==> flow/design.v <==
`timescale 1ns / 1ps
module reg_file(
	input clk,
	input write_en,
	input [3:0] wrData,
	input [15:0] DataIn,
	input [3:0] rdDataA,
	input [3:0] rdDataB,
	output reg [15:0] A,
	output reg [15:0] B);
	reg [15:0] reg1,  reg2,  reg3,  reg4;
   reg [15:0] reg5,  reg6,  reg7,  reg8;
   reg [15:0] reg9,  reg10, reg11, reg12;
   reg [15:0] reg13, reg14, reg15;
	always@(*)
	begin
		case (rdDataA)
		 0 : A = 0;
		 1 : A = reg1;
		 2 : A = reg2;
		 3 : A = reg3;
		 4 : A = reg4;
		 5 : A = reg5;
		 6 : A = reg6;
		 7 : A = reg7;
		 8 : A = reg8;
		 9 : A = reg9;
		 10 : A = reg10;
		 11 : A = reg11;
		 12 : A = reg12;
		 13 : A = reg13;
		 14 : A = reg14;
		 15 : A = reg15;
		endcase
		case (rdDataB)
		 0 : B = 0;
		 1 : B = reg1;
		 2 : B = reg2;
		 3 : B = reg3;
		 4 : B = reg4;
		 5 : B = reg5;
		 6 : B = reg6;
		 7 : B = reg7;
		 8 : B = reg8;
		 9 : B = reg9;
		 10 : B = reg10;
		 11 : B = reg11;
		 12 : B = reg12;
		 13 : B = reg13;
		 14 : B = reg14;
		 15 : B = reg15;
		endcase	
	end
	always@(posedge clk)
	begin
	   if (write_en)
			case (wrData)
				0 : begin end
				1 : reg1 <= DataIn;
				2 : reg2 <= DataIn;
				3 : reg3 <= DataIn;
				4 : reg4 <= DataIn;
				5 : reg5 <= DataIn;
				6 : reg6 <= DataIn;
				7 : reg7 <= DataIn;
				8 : reg8 <= DataIn;
				9 : reg9 <= DataIn;
			  10 : reg10 <= DataIn;
			  11 : reg11 <= DataIn;
			  12 : reg12 <= DataIn;
			  13 : reg13 <= DataIn;
			  14 : reg14 <= DataIn;
			  15 : reg15 <= DataIn;
			endcase
	end
endmodule
`timescale 1ns / 1ps
module Core(
	input             clk,
	input             rst,                        
	input      [15:0] mem_to_core_data,           
	output reg [15:0] core_to_mem_data,           
	output reg [23:0] core_to_mem_address,        
	output reg        core_to_mem_write_enable);  
	parameter ADD  = 4'b0000;
	parameter ADDI = 4'b0001;
	parameter SUB  = 4'b0010;
	parameter LW   = 4'b0011;
	parameter SW   = 4'b0100;
	parameter LUI  = 4'b0101;
	parameter CMP  = 4'b0110;
	parameter BR   = 4'b0111;
	parameter JMP  = 4'b1000;
	parameter SLL  = 4'b1001;
	parameter SLR  = 4'b1010;
	parameter AND  = 4'b1011;
	parameter NAND = 4'b1100;
	parameter OR   = 4'b1101;
	parameter NOT  = 4'b1110;
	parameter LLI  = 4'b1111;
	parameter FETCH   = 3'b000;
	parameter DECODE  = 3'b001;
	parameter EXECUTE = 3'b010;
	parameter LOAD1   = 3'b011;
	parameter LOAD2   = 3'b100;
	parameter STORE   = 3'b101;
	parameter BRANCH  = 3'b110;
	parameter JUMP    = 3'b111;
	reg        zero;                   
	reg        negative;               
	reg        addr_ext;               
	reg [2:0]  core_state;             
	reg [23:0] pc;                     
	reg [3:0]  opcode;
	reg [3:0]  offset;
	reg [3:0]  dest_index;
	reg [3:0]  branch_index;
	reg [7:0]  immediate;
	reg [15:0] reg_data1;
	reg [15:0] reg_data2;
	reg         write_enable;
	reg  [3:0]  read_index1;
	reg  [3:0]  read_index2;
	reg  [3:0]  write_index;
	reg  [15:0] write_data;
	wire [15:0] read_data1;
	wire [15:0] read_data2;
	reg_file _reg_file(
	 .clk      (clk), 
	 .rdDataA  (read_index1),
	 .rdDataB  (read_index2),
	 .write_en (write_enable),
	 .DataIn   (write_data),
	 .wrData   (write_index),
	 .A		  (read_data1),
	 .B		  (read_data2));
	always@(*)
	begin
	 read_index1  = 0;
	 read_index2  = 0;
	 write_data   = 0;
	 write_enable = 0;
	 write_index  = 0;
	 core_to_mem_address      = 0;
	 core_to_mem_data         = 0;
	 core_to_mem_write_enable = 0;
	 case (core_state)
	  FETCH:   core_to_mem_address = pc;
	  DECODE:  begin 
				   read_index1 = mem_to_core_data[11:8];  
				   read_index2 = mem_to_core_data[7:4];   
			     end
	  EXECUTE: begin 
	            write_index  = dest_index;
				   write_enable = 1;
				   if      (opcode == ADD)
				    write_data = reg_data1 + reg_data2;
				   else if (opcode == ADDI)
				    write_data = reg_data1 + immediate;
				   else if (opcode == SUB)
				    write_data = reg_data2 - reg_data1;						 
				   else if (opcode == SLL)
				    write_data = reg_data1 << offset;
				   else if (opcode == SLR)
				    write_data = reg_data1 >> offset;
				   else if (opcode == AND)
				    write_data = reg_data1 & reg_data2;
				   else if (opcode == NAND)
				    write_data = ~(reg_data1 & reg_data2);
				   else if (opcode == OR)
				    write_data = reg_data1 | reg_data2;
				   else if (opcode == NOT)
				    write_data = ~reg_data1;
				   else if (opcode == LUI)
				    write_data = {immediate, reg_data1[7:0]};
				   else if (opcode == LLI)
				    write_data = {reg_data1[15:8], immediate};
				   else if (opcode == CMP)
				    write_enable = 0;
				  end
	  LOAD1:   begin
					if (addr_ext == 0)
				    core_to_mem_address = pc;
					else
					 core_to_mem_address = {immediate, mem_to_core_data};
				  end
	  LOAD2:   begin
				   write_enable = 1;
				   write_index  = dest_index;
				   write_data   = mem_to_core_data;
				  end
	  STORE:   begin
					if (addr_ext == 0)
					 core_to_mem_address = pc;
					else
					 begin
					  core_to_mem_address      = {immediate,mem_to_core_data};
					  core_to_mem_data         = reg_data1;
				     core_to_mem_write_enable = 1;
					 end
				  end
	  BRANCH: begin 
					if (addr_ext == 0)
				    core_to_mem_address = pc;
					else
					 core_to_mem_address = core_to_mem_address;
				 end
	  JUMP:   begin 
			      if (addr_ext == 0)
				    core_to_mem_address = pc;
					else
					 core_to_mem_address = core_to_mem_address;
				 end
	 endcase
	end
	always@(posedge clk)
	 begin	
	 if (rst)
	  begin
	   core_state <= FETCH;
	   pc         <= 24'h3c8c;
	   addr_ext   <= 0;
	  end
	 else
	 case (core_state)
	  FETCH:   begin 
			      core_state <= DECODE;
			      pc         <= pc + 1'b1;
			     end
	  DECODE:  begin
				   opcode        = mem_to_core_data[15:12];
				   immediate    <= mem_to_core_data[7:0];
				   offset       <= mem_to_core_data[3:0];
				   reg_data1    <= read_data1;
				   reg_data2    <= read_data2;
					branch_index <= mem_to_core_data[11:8];
				   if (opcode == LW || opcode == LUI || opcode == LLI || opcode == ADDI)
				    dest_index <= mem_to_core_data[11:8];
				   else
				    dest_index <= mem_to_core_data[7:4];
				   if (opcode == ADD  ||
				       opcode == ADDI ||
				       opcode == SUB  ||
				       opcode == CMP  ||
				       opcode == SLL  ||
				       opcode == SLR  ||
				       opcode == AND  ||
				       opcode == NAND ||
				       opcode == OR   ||
				       opcode == LUI  ||
				       opcode == LLI  ||
				       opcode == NOT)
				    core_state <= EXECUTE;
				   else if (opcode == LW)
				    core_state <= LOAD1;
				   else if (opcode == SW)
				    core_state <= STORE;
				   else if (opcode == BR)
				    core_state <= BRANCH;
				   else if (opcode == JMP)
				    core_state <= JUMP;
				  end
	  EXECUTE: begin 
				   if (opcode == CMP) 
				    begin
					  zero <= reg_data1 == reg_data2;
					  if (reg_data1 < reg_data2)
					   negative <= 1;	
					  else
					   negative <= 0;
				    end
				   core_state <= FETCH;
				  end
	  LOAD1:   begin
				   if (addr_ext == 1)
				    begin 
				     core_state <= LOAD2;
			        addr_ext   <= 0;
				    end
				   else
				    addr_ext <= 1;
				  end
	  LOAD2:   begin
	            core_state <= FETCH;
					pc         <= pc + 1'b1;
	           end
	  STORE:   begin
				   if (addr_ext == 1)
					 begin
				     core_state <= FETCH;
					  pc         <= pc + 1'b1;
					  addr_ext   <= 0;
					 end
				   else
				    addr_ext <= 1;
				  end
	  BRANCH:  begin
					if (addr_ext == 1)
				    begin 
				     if      (branch_index == 4'b0000)  
				      if (zero)
				       pc <= {immediate, mem_to_core_data};
				      else
				       pc <= pc + 1'b1; 
				     else if (branch_index == 4'b0001)  
				      if (!zero)
				       pc <= {immediate, mem_to_core_data};	
				      else
				       pc <= pc + 1'b1; 					  
				     else if (branch_index == 4'b0010)  
				      if (negative)
				       pc <= {immediate, mem_to_core_data};	
				      else
				       pc <= pc + 1'b1;
				     else if (branch_index == 4'b0011)  
				      if (zero || negative)
				       pc <= {immediate, mem_to_core_data};	
				      else
				       pc <= pc + 1'b1;					  
				     else if (branch_index == 4'b0100)  
				      if (!negative && !zero)
				       pc <= {immediate, mem_to_core_data}; 
				      else
				       pc <= pc + 1'b1;
				     else if (branch_index == 4'b0101)  
				      if (!negative || zero)
				       pc <= {immediate, mem_to_core_data};
				      else
				       pc <= pc + 1'b1;  
				     core_state <= FETCH;
				     addr_ext   <= 0;
				    end
				   else
				    addr_ext <= 1;
				  end
	  JUMP:    begin
				   if (addr_ext == 1)
				    begin 
			        pc <= {immediate, mem_to_core_data};
				     core_state <= FETCH;
			        addr_ext <= 0;
				    end
				   else
				    addr_ext <= 1;
				  end	
	  endcase
	 end
endmodule
# From RTL to reports: Core
# Tool output for the design above before and after an edit, in the order of the flow.
# "orig" refers to lines of the RTL above, "edited" to lines of the edited file.
# "delta": "edited" minus "orig" as printed here.
inputs:
  top: "Core"
  clock: "clk"
  library: "sky130hd"
  pvt_corner: "tt_025C_1v80"

# Edit of the RTL
# The edit as a unified diff against the file above.
# The edit is scripted: it alters the design's behaviour and was not made to optimise anything.
# begin of diff
@@ -80,7 +80,9 @@
 	input             rst,                        
 	input      [15:0] mem_to_core_data,           
-	output reg [15:0] core_to_mem_data,           
+	output reg [15:0] core_to_mem_data_pin,           
 	output reg [23:0] core_to_mem_address,        
 	output reg        core_to_mem_write_enable);  
+	reg [15:0] core_to_mem_data;
+	always @(posedge clk) core_to_mem_data_pin <= core_to_mem_data;
 	parameter ADD  = 4'b0000;
 	parameter ADDI = 4'b0001;
# end of diff

# Elaborated design
# Source: Yosys, flattened and elaborated, memories not mapped. Widths are those after wreduce. Registers that Yosys merges into a memory's read port (data or address) are not register bits. Print and check cells do not count.
classes:
  columns: ["element", "orig", "edited", "delta"]
  rows:
  - ["addsub", 4, 4, 0]
  - ["n_cmp", 1, 1, 0]
  - ["eq_ne", 90, 90, 0]
  - ["shift", 2, 2, 0]
  - ["n_mux", 65, 65, 0]
  - ["logic", 6, 6, 0]
  - ["reduce_and_logical", 58, 58, 0]
# Unchanged operator kinds not shown: 51.
word_totals:
  columns: ["element", "orig", "edited", "delta"]
  rows:
  - ["regBits", 326, 342, 16]
  - ["inputBits", 18, 18, 0]
  - ["out_inout_bits", 41, 41, 0]
  - ["elab_cells", 253, 254, 1]

# Logic depth
# Longest topological path by Yosys (ltp), each cell counted once; first at word level (registers and memories cut), then after technology mapping (sequential cells cut; the memories' decode and read muxes count).
depth:
  columns: ["element", "orig", "edited", "delta"]
  rows:
  - ["depth_word", 15, 15, 0]
  - ["abc_area", "0", "0", null]
  - ["mapped_depth", 11, 12, 1]
  - ["ltp_nobuf", 10, 11, 1]

# Mapped cells and area
# Yosys stat after the flow's synthesis: flattened, memories mapped to cells. It holds for the ABC_AREA given above (unset counts as 0); a run with the other value may have another netlist.
mapped:
  columns: ["element", "orig", "edited", "delta"]
  rows:
  - ["stdcells", 2116, 1975, -141]
  - ["mapped_area_um2", 21257.9, 20529.7, -728.2]
  - ["sequential_area_um2", 9489.1, 9809.4, 320.3]
  - ["ff_cells", 327, 343, 16]
  - ["n_buf", 166, 155, -11]
types:
  columns: ["type", "orig", "edited", "delta"]
  rows:
  - ["sky130_fd_sc_hd__a22o_1", 32, 84, 52]
  - ["sky130_fd_sc_hd__o21ai_0", 135, 86, -49]
  - ["sky130_fd_sc_hd__nand2_1", 159, 120, -39]
  - ["sky130_fd_sc_hd__clkbuf_1", 97, 128, 31]
  - ["sky130_fd_sc_hd__buf_2", 40, 9, -31]
  - ["sky130_fd_sc_hd__nand3_1", 78, 54, -24]
  - ["sky130_fd_sc_hd__nor3_1", 57, 35, -22]
  - ["sky130_fd_sc_hd__nor3_2", 22, 4, -18]
  - ["sky130_fd_sc_hd__dfxtp_1", 33, 49, 16]
  - ["sky130_fd_sc_hd__a21oi_1", 105, 90, -15]
  - ["sky130_fd_sc_hd__and3_1", 20, 35, 15]
  - ["sky130_fd_sc_hd__a32oi_1", 21, 7, -14]
  - ["sky130_fd_sc_hd__a221oi_1", 63, 76, 13]
  - ["sky130_fd_sc_hd__nor2b_1", 27, 15, -12]
  - ["sky130_fd_sc_hd__mux2_2", 43, 32, -11]
  - ["sky130_fd_sc_hd__a32o_1", 13, 3, -10]
  - ["sky130_fd_sc_hd__nand4_1", 32, 23, -9]
  - ["sky130_fd_sc_hd__a22oi_1", 77, 85, 8]
# Unchanged cell types not shown: 12.
# The list need not be complete.
# By module: a second synthesis without flattening, with its own total; a netlist apart from the flattened one above.
hier_totals:
  columns: ["element", "orig", "edited", "delta"]
  rows:
  - ["cells_unflattened", 2144, 2146, 2]
  - ["area_unflattened_um2", 21759.6, 22013.6, 254.0]
# Rows give one instance, submodules left out.
modules_orig:
  columns: ["module", "instances", "cells", "area_um2", "seq_area_um2"]
  rows:
  - ["reg_file", 1, 827, 11512.3, 7206.9]
  - ["Core", 1, 1317, 10247.3, 2282.2]
modules_edited:
  columns: ["module", "instances", "cells", "area_um2", "seq_area_um2"]
  rows:
  - ["reg_file", 1, 827, 11512.3, 7206.9]
  - ["Core", 1, 1319, 10501.3, 2602.5]

# Path before layout
# Path of least setup slack by OpenSTA after synthesis, without wires, with an ideal clock, recovery checks aside; 20% of the period is set as input and as output delay. Where synthesis merged equal registers, the netlist keeps one of their names.
synth_timing:
  columns: ["element", "orig", "edited", "delta"]
  rows:
  - ["kind", "input to output", "input to output", null]
  - ["from", "input port mem_to_core_data[8]", "input port mem_to_core_data[8]", null]
  - ["to", "output port core_to_mem_address[8]", "output port core_to_mem_address[8]", null]
  - ["clock_period_ps", 7000, 7000, 0]
  - ["input_delay_ps", 1400, 1400, 0]
  - ["output_delay_ps", 1400, 1400, 0]
  - ["launch_ps", 1400, 1400, 0]
  - ["arrival_time_ps", 2447, 2229, -218]
  - ["required_time_ps", 5600, 5600, 0]
  - ["path_slack_ps", 3153, 3371, 218]
  - ["path_delay_ps", 1047, 829, -218]
  - ["driving_pins", 4, 3, -1]
  - ["path_buffers", 2, 2, 0]
  - ["synth_period_reached_ps", 3847, 3629, -218]
# "path_delay_ps" is the arrival time less input delay plus setup time.
# A path that ends at an output port has no setup time.
# "driving_pins" counts driving pins, that of a launching flip-flop among them; a cell with two outputs on the path counts twice.
# "synth_period_reached_ps" = period - worst setup slack (recovery checks aside). The figure is calculated, with input and output delays left at 20% of the set period.
# The rows between start and end are the longest chain of elaborated cells between them; the timing report does not say that the signal goes this way. Where chains are equally long, one stands for them.
# Each line given opens the expression or statement behind the cell; cells for indexed reads and writes are added by Yosys, which also makes memories of some case tables.
synth_via_orig:
  cell_sequence: "sky130_fd_sc_hd__buf_1 sky130_fd_sc_hd__clkbuf_1 sky130_fd_sc_hd__o21ai_0 sky130_fd_sc_hd__a21oi_1"
  elab_chain_len: 2
  cone_cells: 2
  classes_between: "mux: 2"
synth_rtl_orig:
  columns: ["element", "line", "source"]
  rows:
  - ["start, declared", 81, "input [15:0] mem_to_core_data,"]
  - ["two-way mux 24 bit", 182, "if (addr_ext == 0)"]
  - ["parallel mux 24 bit (select 4 bit)", 147, "case (core_state)"]
  - ["end, declared", 83, "output reg [23:0] core_to_mem_address,"]
synth_via_edited:
  cell_sequence: "sky130_fd_sc_hd__clkbuf_1 sky130_fd_sc_hd__buf_1 sky130_fd_sc_hd__a22o_1"
  elab_chain_len: 2
  cone_cells: 2
  classes_between: "mux: 2"
synth_rtl_edited:
  columns: ["element", "line", "source"]
  rows:
  - ["start, declared", 81, "input [15:0] mem_to_core_data,"]
  - ["two-way mux 24 bit", 184, "if (addr_ext == 0)"]
  - ["parallel mux 24 bit (select 4 bit)", 149, "case (core_state)"]
  - ["end, declared", 83, "output reg [23:0] core_to_mem_address,"]

# Worst path after layout
# Path of least setup slack in the final report of each run of set A (OpenROAD, finished layout, wires in). Where an end is a register, its clock arrival counts in the times.
# The path's times are printed in steps of 10 ps; the period is the one set.
layout_timing:
  columns: ["element", "orig", "edited", "delta"]
  rows:
  - ["kind", "register to output", "input to output", null]
  - ["from", "register core_state", "input port mem_to_core_data[9]", null]
  - ["to", "output port core_to_mem_address[13]", "output port core_to_mem_address[9]", null]
  - ["clock_period_ps", 7000, 7000, 0]
  - ["input_delay_ps", null, 1400, null]
  - ["output_delay_ps", 1400, 1400, 0]
  - ["launch_ps", 570, 1400, 830]
  - ["arrival_time_ps", 3920, 3390, -530]
  - ["required_time_ps", 5600, 5600, 0]
  - ["path_slack_ps", 1680, 2210, 530]
  - ["driving_pins", 9, 3, -6]
  - ["path_buffers", 2, 2, 0]
# Where an end lacks its bit number, it is one bit of the signal, or one of the new flip-flops if synthesis recoded a state register.
# The rows between start and end are the longest chain of elaborated cells between them; the timing report does not say that the signal goes this way. Where chains are equally long, one stands for them.
# At most two assigning lines are given for a register; there are more.
layout_via_orig:
  cell_sequence: "sky130_fd_sc_hd__dfxtp_1 sky130_fd_sc_hd__buf_4 sky130_fd_sc_hd__or2_2 sky130_fd_sc_hd__nor3_1 sky130_fd_sc_hd__nand2_1 sky130_fd_sc_hd__nand2_1 sky130_fd_sc_hd__o21ai_0 sky130_fd_sc_hd__a21oi_1 sky130_fd_sc_hd__clkdlybuf4s50_1"
layout_rtl_orig:
  columns: ["element", "line", "source"]
  rows:
  - ["start, declared", 112, "reg [2:0] core_state;"]
  - ["start, assigned", 220, "core_state <= FETCH;"]
  - ["start, assigned", 227, "core_state <= DECODE;"]
  - ["end, declared", 83, "output reg [23:0] core_to_mem_address,"]
# orig: No chain of elaborated cells between the ends is given.
layout_via_edited:
  cell_sequence: "sky130_fd_sc_hd__clkdlybuf4s50_1 sky130_fd_sc_hd__a22o_1 sky130_fd_sc_hd__clkdlybuf4s50_1"
  elab_chain_len: 2
  cone_cells: 2
  classes_between: "mux: 2"
layout_rtl_edited:
  columns: ["element", "line", "source"]
  rows:
  - ["start, declared", 81, "input [15:0] mem_to_core_data,"]
  - ["two-way mux 24 bit", 184, "if (addr_ext == 0)"]
  - ["parallel mux 24 bit (select 4 bit)", 149, "case (core_state)"]
  - ["end, declared", 83, "output reg [23:0] core_to_mem_address,"]

# Layout results
# Both versions went through the flow (Yosys, OpenROAD) with the same settings in each pair. Constraints: input delay and output delay 20% of the set period each, output load 0.01 pF.
flow_settings_set_A:
  CORE_UTILIZATION: 40
  period_ns: 7.0
  CAP_MARGIN: 20
  CORE_MARGIN: 2
  SLEW_MARGIN: 20
results_set_A:
  columns: ["element", "orig", "edited", "delta"]
  rows:
  - ["yosys.chip_area_um2", 21257.9, 20529.7, -728.2]
  - ["die_footprint_um2", 55004.3, 53153.3, -1851.0]
  - ["final_cell_area_um2", 23799.1, 23417.5, -381.6]
  - ["util_pct", 45.3, 45.9, 0.6]
  - ["worst_setup_slack_ps", 1683, 2211, 528]
  - ["final_setup_tns_ps", 0, 0, 0]
  - ["timing.hold.ws_ps", 548, 533, -15]
  - ["power_uw", 4903, 5067, 164]
  - ["achieved_period_ps", 5317, 4789, -528]
flow_settings_set_B:
  CAP_MARGIN: 25
  CELL_PAD_IN_SITES_DETAIL_PLACEMENT: 2
  CORE_UTILIZATION: 40
  GPL_ROUTABILITY_DRIVEN: 0
  MAX_ROUTING_LAYER: "met5"
  PLACE_DENSITY_LB_ADDON: 0.26
  TNS_END_PERCENT: 30
  period_ns: 5.16
  CORE_MARGIN: 2
  SLEW_MARGIN: 20
results_set_B:
  columns: ["element", "orig", "edited", "delta"]
  rows:
  - ["yosys.chip_area_um2", 21257.9, 20529.7, -728.2]
  - ["die_footprint_um2", 55004.3, 53153.3, -1851.0]
  - ["final_cell_area_um2", 24233.2, 23541.3, -691.9]
  - ["util_pct", 46.1, 46.2, 0.1]
  - ["worst_setup_slack_ps", -38, 272, 310]
  - ["final_setup_tns_ps", -302, 0, 302]
  - ["timing.hold.ws_ps", 612, 572, -40]
  - ["power_uw", 7312, 7199, -113]
  - ["achieved_period_ps", 5198, 4888, -310]
# By "achieved_period_ps" is meant the clock period of the run minus its worst setup slack. This is arithmetic on one report: input and output delays are still those of the set period (20% each).
# "power_uw" is the tool's figure for a default switching activity; nothing was simulated.
